==> flow/design.v <==
`timescale 1ns / 1ps
module pipelined(
    input  wire              clk,
    input  wire              rst,
    input  wire              in_valid,
    output wire              in_ready,
    input  wire signed [15:0] a,
    input  wire signed [15:0] b,
    input  wire signed [15:0] c,
    input  wire signed [15:0] d,
    input  wire signed [15:0] e,
    output reg               out_valid,
    input  wire              out_ready,
    output reg signed [31:0]  y
);
    wire s3_ready_in;
    wire s2_ready_in;
    wire s1_ready_in;
    assign s3_ready_in = (~out_valid) || (out_valid && out_ready);
    assign s2_ready_in = (~s2_valid)  || (s2_valid  && s3_ready_in);
    assign s1_ready_in = (~s1_valid)  || (s1_valid  && s2_ready_in);
    assign in_ready = s1_ready_in;
    wire in_send = in_valid && in_ready;
    reg signed [31:0] s1_p1;
    reg signed [31:0] s1_p2;
    reg signed [15:0] s1_e;
    reg               s1_valid;
    always @(posedge clk) begin
        if (rst) begin
            s1_valid <= 1'b0;
            s1_p1    <= 32'sd0;
            s1_p2    <= 32'sd0;
            s1_e     <= 16'sd0;
        end else if (s1_ready_in) begin
            s1_valid <= in_send;
            if (in_send) begin
                s1_p1 <= $signed(a) * $signed(b);
                s1_p2 <= $signed(c) * $signed(d);
                s1_e  <= e;
            end
        end
    end
    reg signed [31:0] s2_s;
    reg signed [15:0] s2_e;
    reg               s2_valid;
    always @(posedge clk) begin
        if (rst) begin
            s2_valid <= 1'b0;
            s2_s     <= 32'sd0;
            s2_e     <= 16'sd0;
        end else if (s2_ready_in) begin
            s2_valid <= s1_valid;
            if (s1_valid) begin
                s2_s <= s1_p1 + s1_p2;
                s2_e <= s1_e;
            end
        end
    end
    always @(posedge clk) begin
        if (rst) begin
            out_valid <= 1'b0;
            y         <= 32'sd0;
        end else if (s3_ready_in) begin
            out_valid <= s2_valid;
            if (s2_valid) begin
                y <= s2_s + $signed(s2_e);
            end
        end
    end
endmodule
== Tool chain data of pipelined ==
Tool output for the design above before and after an edit, in the order of the flow.
Lines under "before" count in the file above, lines under "after" in the edited file.
"difference" is "after" less "before", of the values as shown; "relative change" is that difference over "before", in percent.
Library cell names are shortened.
The mark - stands for no value.
Inputs
  design top: pipelined
  clock input: clk
  standard-cell library: sky130hd
  timing corner: tt_025C_1v80

== Diff ==
The edit as a unified diff against the file above.
This change comes from a script, not from a designer. The edited design behaves differently; no optimisation was intended.
begin of diff
@@ -36,5 +36,5 @@
             if (in_send) begin
                 s1_p1 <= $signed(a) * $signed(b);
-                s1_p2 <= $signed(c) * $signed(d);
+                s1_p2 <= $signed(c) + $signed(d);
                 s1_e  <= e;
             end
end of diff

== Word level ==
Source: Yosys, flattened and elaborated, memories not mapped. Widths are those after wreduce. Registers that Yosys merges into a memory's read port (data or address) are not register bits. Print and check cells do not count. Equal cells are merged and count once.
Cells by class
  add/sub/neg operators: before 2, after 3, difference +1, relative change +50.00%
  multipliers: before 2, after 1, difference -1, relative change -50.00%
  div/mod/pow operators: before 0, after 0, difference 0
  $lt $le $gt $ge: before 0, after 0, difference 0
  equality and inequality tests: before 0, after 0, difference 0
  shifts and indexed selects: before 0, after 0, difference 0
  mux-type cells: before 0, after 0, difference 0
  bitwise operators: before 3, after 3, difference 0, relative change 0.00%
  reductions and logical operators: before 10, after 10, difference 0, relative change 0.00%
Operator list
  multiplier 16 x 16 -> 32 bit: before 2, after 1, difference -1, relative change -50.00%
  adder 16 x 16 -> 17 bit: before 0, after 1, difference +1
Operator kinds equal on both sides are left out: 6.
Storage and ports
  bits in registers: before 163, after 163, difference 0, relative change 0.00%
  latch bits: before 0, after 0, difference 0
  bits in writable memories: before 0, after 0, difference 0
  ROM bits: before 0, after 0, difference 0
  clocked read ports x word width: before 0, after 0, difference 0
  memories: before 0, after 0, difference 0
  input port bits: before 84, after 84, difference 0, relative change 0.00%
  output and inout bits: before 34, after 34, difference 0, relative change 0.00%
  elaborated cells: before 26, after 26, difference 0, relative change 0.00%

== Depth ==
Yosys ltp: most cells in a row. Word level: on the elaborated netlist, between registers, memories and ports. Mapped: between sequential cells and ports; inverters and the memories' decode and read muxes count.
Logic depth
  depth in word-level cells: before 8, after 8, difference 0, relative change 0.00%
  ABC_AREA: before 0, after 0
  gate-level depth with buffers: before 24, after 23, difference -1, relative change -4.17%

== Mapped cells and area ==
Source: synth_stat.txt of the flow (Yosys; design flattened, memories mapped). It holds for the ABC_AREA given above (unset counts as 0); a run with the other value may have another netlist.
Synthesis totals
  mapped cells: before 3245, after 2177, difference -1068, relative change -32.91%
  cell area after synthesis (µm²): before 28169.5, after 18540.3, difference -9629.2, relative change -34.18%
  flip-flops: before 163, after 148, difference -15, relative change -9.20%
  buffers: before 122, after 81, difference -41, relative change -33.61%
Cell types
  inv_1: before 596, after 313, difference -283, relative change -47.48%
  fa_1: before 526, after 265, difference -261, relative change -49.62%
  nand2_1: before 476, after 347, difference -129, relative change -27.10%
  and2_1: before 254, after 129, difference -125, relative change -49.21%
  ha_1: before 226, after 160, difference -66, relative change -29.20%
  clkbuf_1: before 113, after 74, difference -39, relative change -34.51%
  o21ai_0: before 77, after 46, difference -31, relative change -40.26%
  a21oi_1: before 198, after 178, difference -20, relative change -10.10%
  nand3_1: before 43, after 23, difference -20, relative change -46.51%
  o21ai_1: before 1, after 19, difference +18, relative change +1800.00%
  dfxtp_1: before 163, after 148, difference -15, relative change -9.20%
  nor3_1: before 39, after 25, difference -14, relative change -35.90%
  xnor2_1: before 66, after 53, difference -13, relative change -19.70%
  nor2_1: before 94, after 82, difference -12, relative change -12.77%
  o21a_1: before 28, after 16, difference -12, relative change -42.86%
  a21o_1: before 39, after 28, difference -11, relative change -28.21%
  nor4b_1: before 14, after 3, difference -11, relative change -78.57%
  nand4_1: before 12, after 2, difference -10, relative change -83.33%
Cell types equal on both sides are left out: 7.
The list need not be complete.

== Path before layout ==
OpenSTA on the mapped netlist: ideal clock, no wires. The path of least setup slack (recovery checks aside). Input and output delay are each 20% of the period. Register names are those of the netlist, which keeps one name where synthesis merged equal registers.
Timing after synthesis
  path kind: before in2reg, after in2reg
  start point: before input b[7], after input a[15]
  end point: before register s1_p1[29], after register s1_p1[31]
  clock period (ps): before 8000, after 8000, difference 0, relative change 0.00%
  library setup time (ps): before 74, after 117, difference +43
  launch time at the first pin (ps): before 1600, after 1600, difference 0, relative change 0.00%
  arrival time (ps): before 7353, after 7055, difference -298, relative change -4.05%
  required time (ps): before 7926, after 7883, difference -43, relative change -0.54%
  path slack (ps): before 572, after 828, difference +256
  path delay (ps): before 5827, after 5572, difference -255, relative change -4.38%
  stages: before 23, after 18, difference -5, relative change -21.74%
  buffers on the path: before 1, after 1, difference 0, relative change 0.00%
  synthesis period reached (ps): before 7428, after 7172, difference -256, relative change -3.45%
"path delay" = arrival - input delay + setup time.
"stages": output pins that drive a net of the path, with the launching flip-flop's if there is one; two outputs of one cell count as two.
"synthesis period reached" is the clock period less the worst setup slack; recovery checks do not enter. This is arithmetic on one report: input and output delays are still those of the set period (20% each).
Between the ends stands the longest chain of elaborated cells between them, by number of cells; it is not shown to be the way that was timed. Of several equally long chains one is given.
Each line given opens the expression or statement behind the cell; cells for indexed reads and writes are added by Yosys, which also makes memories of some case tables.
On the way, after synthesis, before
  cells stage by stage: clkbuf_1 > nand2_1 > fa_1 > inv_1 > fa_1 > inv_1 > fa_1 > inv_1 > fa_1 > fa_1 > inv_1 > fa_1 > inv_1 > ha_1 > and3_1 > and3_1 > o31ai_1 > a21oi_2 > nor3_2 > o31ai_1 > o31a_1 > or4b_1 > a31oi_1
  length of the longest elaborated chain: 1
  elaborated cells on any way between the ends: 1
  source lines of those cells: 1
  classes of those cells: mul: 1
RTL lines, path after synthesis, before
  from (decl): line 8  | input  wire signed [15:0] b,
  multiplier 16 x 16 -> 32 bit: line 37  | s1_p1 <= $signed(a) * $signed(b);
  to (assign): line 31  | s1_p1    <= 32'sd0;
  to (assign): line 37
  to (decl): line 24  | reg signed [31:0] s1_p1;
On the way, after synthesis, after
  cells stage by stage: clkbuf_1 > nand2_1 > inv_1 > fa_1 > fa_1 > inv_1 > fa_1 > fa_1 > fa_1 > fa_1 > inv_1 > ha_1 > a21o_1 > a21o_1 > or3_1 > a211oi_1 > mux2i_1 > a32o_1
  length of the longest elaborated chain: 1
  elaborated cells on any way between the ends: 1
  source lines of those cells: 1
  classes of those cells: mul: 1
RTL lines, path after synthesis, after
  from (decl): line 7  | input  wire signed [15:0] a,
  multiplier 16 x 16 -> 32 bit: line 37  | s1_p1 <= $signed(a) * $signed(b);
  to (assign): line 31  | s1_p1    <= 32'sd0;
  to (assign): line 37
  to (decl): line 24  | reg signed [31:0] s1_p1;

== Path in the finished layout ==
Path of least setup slack in the final report of the runs of pair 1 (OpenROAD, finished layout, wires in). Where an end is a register, its clock arrival counts in the times.
The path's times are printed in steps of 10 ps; the period is the one set.
Timing after layout
  path kind: before in2reg, after in2reg
  start point: before input a[5], after input b[2]
  end point: before register s1_p1[29], after register s1_p1[29]
  clock period (ps): before 7790, after 7790, difference 0, relative change 0.00%
  library setup time (ps): before 70, after 110, difference +40
  launch time at the first pin (ps): before 1560, after 1560, difference 0, relative change 0.00%
  arrival time (ps): before 7920, after 7780, difference -140, relative change -1.77%
  required time (ps): before 8160, after 8110, difference -50, relative change -0.61%
  path slack (ps): before 240, after 330, difference +90
  stages: before 24, after 22, difference -2, relative change -8.33%
  buffers on the path: before 4, after 2, difference -2, relative change -50.00%
Between the ends stands the longest chain of elaborated cells between them, by number of cells; it is not shown to be the way that was timed. Of several equally long chains one is given.
On the way, after layout, before
  cells stage by stage: clkdlybuf4s50_1 > buf_6 > buf_4 > and2_1 > fa_1 > inv_2 > fa_1 > inv_1 > fa_1 > fa_1 > fa_1 > inv_1 > fa_1 > inv_1 > ha_1 > or3_1 > o31ai_2 > buf_4 > a21oi_2 > nor3_2 > o31ai_2 > o31a_1 > or4b_1 > a31oi_1
  length of the longest elaborated chain: 1
  elaborated cells on any way between the ends: 1
  source lines of those cells: 1
  classes of those cells: mul: 1
RTL lines, path after layout, before
  from (decl): line 7  | input  wire signed [15:0] a,
  multiplier 16 x 16 -> 32 bit: line 37  | s1_p1 <= $signed(a) * $signed(b);
  to (assign): line 31  | s1_p1    <= 32'sd0;
  to (assign): line 37
  to (decl): line 24  | reg signed [31:0] s1_p1;
On the way, after layout, after
  cells stage by stage: clkdlybuf4s50_1 > buf_4 > nand2_1 > fa_1 > fa_1 > fa_1 > inv_1 > fa_1 > fa_1 > inv_1 > fa_1 > inv_1 > ha_1 > a21oi_1 > o21ai_1 > o31ai_1 > a31oi_1 > o31a_1 > a21o_1 > a21oi_1 > xnor2_1 > a22o_1
  length of the longest elaborated chain: 1
  elaborated cells on any way between the ends: 1
  source lines of those cells: 1
  classes of those cells: mul: 1
RTL lines, path after layout, after
  from (decl): line 8  | input  wire signed [15:0] b,
  multiplier 16 x 16 -> 32 bit: line 37  | s1_p1 <= $signed(a) * $signed(b);
  to (assign): line 31  | s1_p1    <= 32'sd0;
  to (assign): line 37
  to (decl): line 24  | reg signed [31:0] s1_p1;

== Layout results ==
Both versions went through the flow (Yosys, OpenROAD) with the same settings in each pair. Constraints: input delay and output delay 20% of the set period each, output load 0.01 pF.
Settings, pair 1
  period_ns: 7.79
  CAP_MARGIN: 20
  CORE_MARGIN: 2
  CORE_UTILIZATION: 40
  SLEW_MARGIN: 20
Final reports, pair 1
  cell area after synthesis (µm²): before 28169.5, after 18540.3, difference -9629.2, relative change -34.18%
  total die area (µm²): before 72562.9, after 48088.1, difference -24474.8, relative change -33.73%
  standard-cell area after layout (µm²): before 32338.5, after 21292.9, difference -11045.6, relative change -34.16%
  worst setup slack after layout (ps): before 240, after 330, difference +90
  worst-case hold slack (ps): before 449, after 450, difference +1
  reached clock period (ps): before 7550, after 7460, difference -90, relative change -1.19%
Settings, pair 2
  CAP_MARGIN: 0
  CELL_PAD_IN_SITES_GLOBAL_PLACEMENT: 0
  CORE_UTILIZATION: 52
  MAX_ROUTING_LAYER: met4
  PLACE_DENSITY_LB_ADDON: 0.25
  SETUP_SLACK_MARGIN: 0.91
  TNS_END_PERCENT: 55
  period_ns: 4.52
  CORE_MARGIN: 2
  SLEW_MARGIN: 20
Final reports, pair 2
  cell area after synthesis (µm²): before 28169.5, after 18540.3, difference -9629.2, relative change -34.18%
  total die area (µm²): before 56050.6, after 37181.5, difference -18869.1, relative change -33.66%
  standard-cell area after layout (µm²): before 35285.1, after 23068.4, difference -12216.7, relative change -34.62%
  worst setup slack after layout (ps): before -1814, after -1508, difference +306
  worst-case hold slack (ps): before 450, after 450, difference 0
  reached clock period (ps): before 6334, after 6028, difference -306, relative change -4.83%
By "reached clock period" is meant the clock period of the run minus its worst setup slack. This is arithmetic on one report: input and output delays are still those of the set period (20% each).
